==> flow/design.v <==
`timescale 1ns/1ps
`default_nettype none
module multiplier #(parameter WIDTH=256) (
    input wire clk_in,
    input wire rst_in,
    input wire [WIDTH-1:0] a_in,
    input wire [WIDTH-1:0] b_in,
    input wire valid_in,
    output logic [WIDTH*2-1:0] c_out,
    output logic valid_out,
    output logic busy_out
    );
    typedef enum {IDLE=0,COMPUTING=1,DONE=2} fsm_state;
    fsm_state state;
    logic [$clog2(WIDTH)-1:0] index;
    always_ff @(posedge clk_in) begin
        if (rst_in) begin
            c_out <= 0;
            index <= 0;
            state <= IDLE;
            valid_out <= 0;
            busy_out <= 0;
        end else begin
            case (state)
                IDLE: begin
                    if (valid_in) begin
                        c_out <= 0;
                        index <= 0;
                        state <= COMPUTING;
                        busy_out <= 1;
                    end
                end
                COMPUTING: begin
                    if (b_in[index] == 1'b1) begin
                        c_out <= c_out + (a_in << index);  
                    end
                    if (index == WIDTH-1) begin
                        valid_out <= 1;
                        busy_out <= 0;
                        state <= DONE;
                    end
                    index <= index+1;
                end
                DONE: begin
                    valid_out <= 0;
                    state <= IDLE;
                end
            endcase
        end
    end
endmodule
`default_nettype wire
`timescale 1ns/1ps
`default_nettype none
module mont_reduction #(parameter WIDTH=512)
    (input wire clk_in,
     input wire rst_in,
     input wire [WIDTH*2:0] x_mont,
     input wire [WIDTH-1:0] N,
     input wire [WIDTH:0] R,  
     input wire [WIDTH-1:0] N_prime,  
     input wire valid_in,
     output logic [WIDTH-1:0] x_out,
     output logic valid_out,
     output logic busy_out
    );
    logic [WIDTH:0] R_length;
    assign R_length = WIDTH;
    logic signed [WIDTH:0] m;
    logic signed [WIDTH*2:0] t;
    logic mult_valid_in, mult_valid_out, mult_busy;
    logic [WIDTH:0] mult_a, mult_b;
    logic [WIDTH*2+1:0] mult_out;
    multiplier #(.WIDTH(WIDTH+1))
     multiplier(
        .clk_in(clk_in),
        .rst_in(rst_in),
        .a_in(mult_a),
        .b_in(mult_b),
        .valid_in(mult_valid_in),
        .c_out(mult_out),
        .valid_out(mult_valid_out),
        .busy_out(mult_busy)
     );
    typedef enum  {IDLE=0,FIRST_OP=1,SETUP_SECOND=2,SECOND_OP=3,CHECK=4,DONE=5} fsm_state;
    fsm_state state;
    always_ff @(posedge clk_in) begin 
        if (rst_in) begin
            m <= 0;
            t <= 0;
            state <= IDLE;
            busy_out <= 1'b0;
            valid_out <= 1'b0;
            mult_valid_in <= 1'b0;
        end else begin
            case (state)
                IDLE: begin
                    if (valid_in) begin
                        mult_a <= x_mont[WIDTH:0];
                        mult_b <= N_prime;
                        mult_valid_in <= 1'b1;
                        state <= FIRST_OP;
                        busy_out <= 1'b1;
                    end
                end 
                FIRST_OP: begin
                    if (mult_valid_out) begin
                        state <= SETUP_SECOND;
                        m <= mult_out[WIDTH-1:0];
                    end
                    mult_valid_in <= 1'b0;
                end
                SETUP_SECOND: begin
                    mult_a <= m;
                    mult_b <= {1'b0,N};
                    mult_valid_in <= 1'b1;
                    state <= SECOND_OP;
                end
                SECOND_OP: begin
                    if (mult_valid_out) begin
                        t <= $signed({1'b0,x_mont}) - $signed(mult_out) >>> R_length;
                        state <= CHECK;
                    end
                    mult_valid_in <= 0;
                end
                CHECK: begin
                    if (t < 0) begin
                        x_out <= t + $signed({1'b0,N});
                    end else begin
                        x_out <= t[WIDTH-1:0];
                    end
                    valid_out <= 1'b1;
                    state <= DONE;
                    busy_out <= 1'b0;
                end
                DONE: begin
                    valid_out <= 1'b0;
                    state <= IDLE;
                end
            endcase       
        end
    end
endmodule
`default_nettype wire
`timescale 1ns/1ps
`default_nettype none
module mod_exponent #(parameter WIDTH = 64) (
    input wire clk_in,
    input wire rst_in,
    input wire [WIDTH-1:0] base,
    input wire [WIDTH-1:0] exponent,
    input wire [WIDTH-1:0] modulo,
    input wire [WIDTH-1:0] inv_modulo,  
    input wire [WIDTH:0] R,  
    input wire [WIDTH-1:0] start_product,  
    input wire valid_in,
    input wire ready_in,  
    output logic [WIDTH-1:0] c_out,
    output logic valid_out,
    output logic busy_out
    );
    typedef enum {IDLE=0,COMPUTING=1,DONE=2,UPDATE_PRODUCT=3,REDUCE=5,UPDATE_BASE=4,NEXT=6,LAST_REDUCTION=7,WAITING=8,MULTIPLIER_START=9,MULTIPLIER_DONE=10} states;
    states state;
    logic [WIDTH-1:0] running_product, current_base;
    logic [$clog2(WIDTH)-1:0] current_index;
    logic [WIDTH*2:0] reduce_input1, reduce_input2;
    logic [WIDTH-1:0] reduce_output1, reduce_output2;
    logic finished, finished2;  
        logic mult_valid_in, mult_valid_out, mult_busy;
    logic [WIDTH-1:0] mult_a, mult_b;
    logic [WIDTH*2-1:0] mult_out;
    multiplier #(.WIDTH(WIDTH))
     multiplier(
        .clk_in(clk_in),
        .rst_in(rst_in),
        .a_in(mult_a),
        .b_in(mult_b),
        .valid_in(mult_valid_in),
        .c_out(mult_out),
        .valid_out(mult_valid_out),
        .busy_out(mult_busy)
     );
    logic [WIDTH-1:0] mark_a, mark_b;
    logic [WIDTH*2-1:0] mark_out;
    logic markiplier_valid_in, markiplier_valid_out, markiplier_busy;
    multiplier #(.WIDTH(WIDTH))
     markiplier(.clk_in(clk_in),
                .rst_in(rst_in),
                .a_in(mark_a),
                .b_in(mark_b),
                .valid_in(markiplier_valid_in),
                .c_out(mark_out),
                .valid_out(markiplier_valid_out),
                .busy_out(markiplier_busy)
                );
    logic reduction_valid_in, reduction_valid_out, reduction_busy;
    mont_reduction #(.WIDTH(WIDTH))
     reduction(.clk_in(clk_in),
                .rst_in(rst_in),
                .x_mont(mult_out),
                .N(modulo),
                .R(R),
                .N_prime(inv_modulo),
                .valid_in(mult_valid_out),
                .x_out(reduce_output1),
                .valid_out(reduction_valid_out),
                .busy_out(reduction_busy)
     );
    logic reduction2_valid_in, reduction2_valid_out, reduction2_busy;
    mont_reduction #(.WIDTH(WIDTH))
     reduction2(.clk_in(clk_in),
                .rst_in(rst_in),
                .x_mont(mark_out),
                .N(modulo),
                .R(R),
                .N_prime(inv_modulo),
                .valid_in(markiplier_valid_out),
                .x_out(reduce_output2),
                .valid_out(reduction2_valid_out),
                .busy_out(reduction2_busy)
     );
    always_ff @(posedge clk_in) begin
        if (rst_in) begin
            running_product <= start_product;
            current_index <= 0;
            state <= IDLE;
            busy_out <= 0;
            finished <= 0;
            finished2 <= 0;
            valid_out <= 0;
            mult_valid_in <= 0;
            markiplier_valid_in <= 0;
        end else begin
            case (state)
                IDLE: begin
                    if (valid_in) begin
                        state <= COMPUTING;
                        running_product <= start_product;
                        current_index <= 0;
                        current_base <= base; 
                        busy_out <= 1;
                    end
                end 
                COMPUTING: begin
                    if (exponent[current_index] == 1) begin
                        state <= UPDATE_PRODUCT;
                    end else begin
                        state <= UPDATE_BASE;
                    end
                    finished <= 0;
                end
                UPDATE_BASE: begin
                    mult_a <= current_base;
                    mult_b <= current_base;
                    mult_valid_in <= 1'b1;
                    state <= REDUCE;
                end
                UPDATE_PRODUCT: begin
                    mult_a <= current_base;
                    mult_b <= current_base;
                    mult_valid_in <= 1'b1;
                    mark_a <= current_base;
                    mark_b <= running_product;
                    markiplier_valid_in <= 1'b1;
                    state <= REDUCE;
                end
                REDUCE: begin
                    if (exponent[current_index] == 1) begin
                        if (reduction_valid_out) begin
                            finished <= 1'b1;
                            current_base <= reduce_output1;
                        end
                        if (reduction2_valid_out) begin
                            finished2 <= 1'b1;
                            running_product <= reduce_output2;
                        end
                        if (finished == 1'b1 && finished2 == 1'b1) begin
                            state <= NEXT;
                        end
                        mult_valid_in <= 0;
                        markiplier_valid_in <= 0;
                    end else begin
                        if (reduction_valid_out) begin
                            finished <= 1'b1;
                            current_base <= reduce_output1;
                        end
                        if (finished) begin
                            state <= NEXT;
                        end
                        mult_valid_in <= 0;
                    end
                end
                NEXT: begin
                    current_index <= current_index + 1;
                    if (current_index == WIDTH-1) begin
                        state <= LAST_REDUCTION;
                    end else begin
                        state <= COMPUTING;
                    end
                    finished <= 0;
                end
                LAST_REDUCTION: begin
                    mark_a <= running_product;  
                    mark_b <= 1'b1;
                    markiplier_valid_in <= 1'b1;
                    state <= WAITING;
                end
                WAITING: begin
                    markiplier_valid_in <= 1'b0;
                    if (reduction2_valid_out) begin
                        c_out <= reduce_output2;
                        valid_out <= 1;
                        busy_out <= 0;
                        state <= DONE;
                    end
                end
                DONE: begin
                    if (ready_in) begin 
                        state <= IDLE;
                        valid_out <= 0;
                    end
                end
            endcase
        end
    end
endmodule
`default_nettype wire
# Reports on mod_exponent
# Each step is given for the RTL above and for the edited RTL.
# "before" refers to lines of the RTL above, "after" to lines of the edited file.
# "change": "after" minus "before" as printed here.
# Library cell names are shortened.
# Not given: --
# design
top	mod_exponent
clock	clk_in
library	sky130hd
corner	tt_025C_1v80

# The edit
# Unified diff, file above to edited file.
# The edited RTL no longer does the same as the RTL above: the edit was made by script, with no optimisation intended.
# begin of diff
@@ -158,6 +158,8 @@
     output logic [WIDTH-1:0] c_out,
     output logic valid_out,
-    output logic busy_out
+    output logic busy_out_ext
     );
+    logic busy_out;
+    always_ff @(posedge clk_in) busy_out_ext <= busy_out;
     typedef enum {IDLE=0,COMPUTING=1,DONE=2,UPDATE_PRODUCT=3,REDUCE=5,UPDATE_BASE=4,NEXT=6,LAST_REDUCTION=7,WAITING=8,MULTIPLIER_START=9,MULTIPLIER_DONE=10} states;
     states state;
# end of diff

# Word level
# Counts by Yosys on the flattened word-level netlist (proc, flatten, opt, wreduce; memories kept). Register bits leave out memories and registers merged into their read ports (data or address). Print and check cells are left out.
# op_classes
element	before	after	change
add_sub_neg	13	13	0
n_cmp	2	2	0
equal	59	59	0
shift	9	9	0
mux	96	96	0
bitwise	1	1	0
n_reduce_logical	83	83	0
# ops
operator	before	after	change
AND reduction 2 bit	21	21	0
2-to-1 mux 32 bit	20	20	0
nonzero test 2 bit	19	19	0
!= test 2 bit with constant B	15	15	0
AND reduction 3 bit	14	14	0
2-to-1 mux 1 bit	12	12	0
== test 32 x 2 -> 1 bit with constant B	10	10	0
parallel mux 1 bit (select 2 bit)	10	10	0
== test 32 x 3 -> 1 bit with constant B	8	8	0
2-to-1 mux 64 bit	8	8	0
!= test 2 x 1 -> 1 bit with constant B	8	8	0
nonzero test 3 bit	8	8	0
== test 32 x 1 -> 1 bit with constant B	7	7	0
logical NOT 32 bit	7	7	0
OR reduction 2 bit	5	5	0
2-to-1 mux 128 bit	4	4	0
2-to-1 mux 130 bit	4	4	0
2-to-1 mux 65 bit	4	4	0
!= test 3 bit with constant B	4	4	0
parallel mux 32 bit (select 3 bit)	4	4	0
parallel mux 64 bit (select 2 bit)	4	4	0
parallel mux 65 bit (select 2 bit)	4	4	0
AND reduction 4 bit	4	4	0
adder 6 x 1 -> 6 bit with constant B	3	3	0
== test 6 bit with constant B	3	3	0
2-to-1 mux 6 bit	3	3	0
parallel mux 1 bit (select 3 bit)	3	3	0
parallel mux 6 bit (select 2 bit)	3	3	0
# The list need not be complete.
# word_totals
element	before	after	change
register_bits	1818	1819	1
input_bits	389	389	0
output_inout_bits	66	66	0
wordCells	309	310	1

# Logic depth
# Longest topological path by Yosys (ltp), each cell counted once; first at word level (registers and memories cut), then after technology mapping (sequential cells cut; the memories' decode and read muxes count).
# depth
element	before	after	change
word_depth	4	4	0
abc_area	0	0	--
depth_mapped	32	32	0
depth_no_buf	27	27	0

# Synthesis result
# Source: synth_stat.txt of the flow (Yosys; design flattened, memories mapped). It holds for the ABC_AREA given above (unset counts as 0); a run with the other value may have another netlist.
# mapped
element	before	after	change
stdcells	15632	15737	105
synth_area_um2	132744.8	132882.4	137.6
seqArea_um2	40198.6	40218.6	20.0
ffs	1623	1624	1
buf_cells	967	1009	42
# types
cell	before	after	change
o21ai_0	882	1083	201
nand2_1	1857	2003	146
a22o_1	203	95	-108
o21ai_1	104	34	-70
a21o_1	493	562	69
mux2i_1	408	355	-53
o22ai_1	174	122	-52
clkbuf_1	773	814	41
mux4_2	267	307	40
xor2_1	268	303	35
xnor2_1	479	450	-29
nand3_1	208	180	-28
nor3_1	190	163	-27
a211oi_1	105	81	-24
a21oi_1	1596	1617	21
inv_1	568	548	-20
o211ai_1	56	37	-19
nand4_1	368	386	18
# The list need not be complete.
# The figures by module come from a second, unflattened synthesis with its own total; it is not the netlist above.
# hier_totals
element	before	after	change
cells_unflattened	16567	16570	3
area_unflattened_um2	135832.8	135859.0	26.2
# Rows give one instance, submodules left out.
# by_module_before
mod	n_inst	n_cells	mod_area_um2	mod_seq_area_um2
mont_reduction (WIDTH=64)	2	2664	23651.4	8558.2
multiplier (WIDTH=65)	2	2673	18465.2	2842.7
multiplier (WIDTH=64)	2	2468	17958.5	2782.7
mod_exponent	1	957	15682.5	11951.5
# by_module_after
mod	n_inst	n_cells	mod_area_um2	mod_seq_area_um2
mont_reduction (WIDTH=64)	2	2664	23651.4	8558.2
multiplier (WIDTH=65)	2	2673	18465.2	2842.7
multiplier (WIDTH=64)	2	2468	17958.5	2782.7
mod_exponent	1	960	15708.8	11971.5

# Path before layout
# Path of least setup slack by OpenSTA after synthesis, without wires, with an ideal clock, recovery checks aside; 20% of the period is set as input and as output delay. Where synthesis merged equal registers, the netlist keeps one of their names.
# synth_path
element	before	after	change
kind	input port to flip-flop	input port to flip-flop	--
startpoint	input rst_in	input rst_in	--
endpoint	register reduction.mult_a[0]	register reduction.mult_a[0]	--
tclk_ps	10000	10000	0
setup_ps	776	776	0
t_first_pin_ps	2000	2000	0
arrival_time_ps	11351	11552	201
setup_slack_ps	-2127	-2328	-201
delay_ps	10127	10328	201
stages	4	5	1
n_path_buf	3	4	1
period_less_setup_slack_ps	12127	12328	201
# "delay_ps" is the arrival time less input delay plus setup time.
# "stages" counts driving pins, that of a launching flip-flop among them; a cell with two outputs on the path counts twice.
# "period_less_setup_slack_ps" is the clock period less the worst setup slack; recovery checks do not enter. This is arithmetic on one report: input and output delays are still those of the set period (20% each).
# The rows between start and end are the longest chain of elaborated cells between them; the timing report does not say that the signal goes this way. Where chains are equally long, one stands for them.
# A line is the first line of the expression or statement that the cell stems from. Yosys adds cells for indexed reads and writes and turns some case tables into memories.
# synth_between_before
cell_sequence	clkbuf_1 > clkbuf_1 > buf_1 > nor3_1
elab_chain_len	2
# synth_rtl_before
element	line_no	source
start: declaration	149	input wire rst_in,
NOT 1 bit	--
AND reduction 3 bit	--
end: assignment	99	mult_a <= x_mont[WIDTH:0];
end: assignment	114	mult_a <= m;
end: declaration	72	logic [WIDTH:0] mult_a, mult_b;
# synth_between_after
cell_sequence	clkbuf_1 > clkbuf_1 > clkbuf_1 > clkbuf_1 > nor3_1
elab_chain_len	2
# synth_rtl_after
element	line_no	source
start: declaration	149	input wire rst_in,
NOT 1 bit	--
AND reduction 3 bit	--
end: assignment	99	mult_a <= x_mont[WIDTH:0];
end: assignment	114	mult_a <= m;
end: declaration	72	logic [WIDTH:0] mult_a, mult_b;

# Worst path after layout
# Path of least setup slack in the final report of the runs of pair A (OpenROAD, finished layout, wires in). Where an end is a register, its clock arrival counts in the times.
# The path's times are printed in steps of 10 ps; the period is the one set.
# layout_path
element	before	after	change
kind	flip-flop to flip-flop	flip-flop to flip-flop	--
startpoint	register multiplier.index[1]	register reduction.multiplier.index[0]	--
endpoint	register multiplier.c_out[126]	register reduction.multiplier.c_out[127]	--
tclk_ps	8750	8750	0
setup_ps	110	140	30
t_first_pin_ps	970	960	-10
arrival_time_ps	8850	8650	-200
setup_slack_ps	760	900	140
stages	25	28	3
n_path_buf	1	1	0
# The rows between start and end are the longest chain of elaborated cells between them; the timing report does not say that the signal goes this way. Where chains are equally long, one stands for them.
# At most two assigning lines are given for a register; there are more.
# layout_between_before
cell_sequence	dfxtp_4 > buf_4 > mux2_2 > o21ai_0 > mux2i_1 > mux2i_1 > nor2_1 > nor2_1 > o22ai_1 > ha_1 > nand2_1 > nor2_1 > nand2_1 > nor4_1 > o31ai_1 > a21oi_1 > and3b_1 > a31oi_1 > o21ai_1 > nor3b_1 > a31oi_1 > o31ai_1 > a311oi_1 > xnor2_1 > a22o_1
elab_chain_len	4
# layout_rtl_before
element	line_no	source
start: declaration	15	logic [$clog2(WIDTH)-1:0] index;
start: assignment	19	index <= 0;
start: assignment	42	index <= index+1;
<< shifter 64 x 6 -> 128 bit	35	c_out <= c_out + (a_in << index);
adder 128 bit	35
2-to-1 mux 128 bit	34	if (b_in[index] == 1'b1) begin
parallel mux 128 bit (select 2 bit)	24	case (state)
end: assignment	27	c_out <= 0;
end: assignment	35
end: declaration	9	output logic [WIDTH*2-1:0] c_out,
# layout_between_after
cell_sequence	dfxtp_4 > buf_12 > inv_1 > a21oi_1 > mux2i_1 > o21ai_0 > nor2_1 > a21oi_1 > nor2_1 > a21oi_1 > inv_1 > o22ai_1 > ha_1 > nand4_1 > inv_1 > a221oi_1 > o21ai_0 > a221o_1 > a21oi_1 > o21ai_0 > a221o_1 > a21o_1 > nor3b_1 > nor2b_1 > o21ai_0 > a41oi_1 > xor2_1 > o21ai_0
elab_chain_len	4
# layout_rtl_after
element	line_no	source
start: declaration	15	logic [$clog2(WIDTH)-1:0] index;
start: assignment	19	index <= 0;
start: assignment	42	index <= index+1;
<< shifter 65 x 7 -> 130 bit	35	c_out <= c_out + (a_in << index);
adder 130 bit	35
2-to-1 mux 130 bit	34	if (b_in[index] == 1'b1) begin
parallel mux 130 bit (select 2 bit)	24	case (state)
end: assignment	27	c_out <= 0;
end: assignment	35
end: declaration	9	output logic [WIDTH*2-1:0] c_out,

# Measured runs
# Runs of the flow (Yosys, OpenROAD) on both versions; the two runs of a pair have the same settings. The constraints put input and output delay at 20% of the set period each and load the outputs with 0.01 pF.
# settings_pair_A
CORE_UTILIZATION	30
PLACE_DENSITY	0.4
period_ns	8.75
CAP_MARGIN	20
CORE_MARGIN	2
SLEW_MARGIN	20
# measured_pair_A
element	before	after	change
post_synth_area_um2	132744.8	132882.4	137.6
dieArea_um2	447822.0	448284.0	462.0
finish.stdcell_area_um2	150449.0	150184.0	-265.0
post_route_util_pct	34.1	34.0	-0.1
setup_worst_slack_ps	761	902	141
setupTns_ps	0	0	0
hold_worst_slack_ps	451	383	-68
power_mw	18.960	18.870	-0.090
achieved_period_ps	7989	7848	-141
# settings_pair_B
CELL_PAD_IN_SITES_GLOBAL_PLACEMENT	1
CORE_UTILIZATION	28
PLACE_DENSITY_LB_ADDON	0.15
SETUP_SLACK_MARGIN	0.83
SLEW_MARGIN	30
period_ns	15.6
CAP_MARGIN	20
CORE_MARGIN	2
# measured_pair_B
element	before	after	change
post_synth_area_um2	132744.8	132882.4	137.6
dieArea_um2	479612.0	480103.0	491.0
finish.stdcell_area_um2	149938.0	150378.0	440.0
post_route_util_pct	31.8	31.8	0.0
setup_worst_slack_ps	6917	7041	124
setupTns_ps	0	0	0
hold_worst_slack_ps	441	419	-22
power_mw	10.581	10.579	-0.002
achieved_period_ps	8683	8559	-124
# "achieved_period_ps" = clock period - worst setup slack. The figure is calculated, with input and output delays left at 20% of the set period.
# "power_mw" rests on the timing tool's default activity at the inputs, not on a simulated workload.
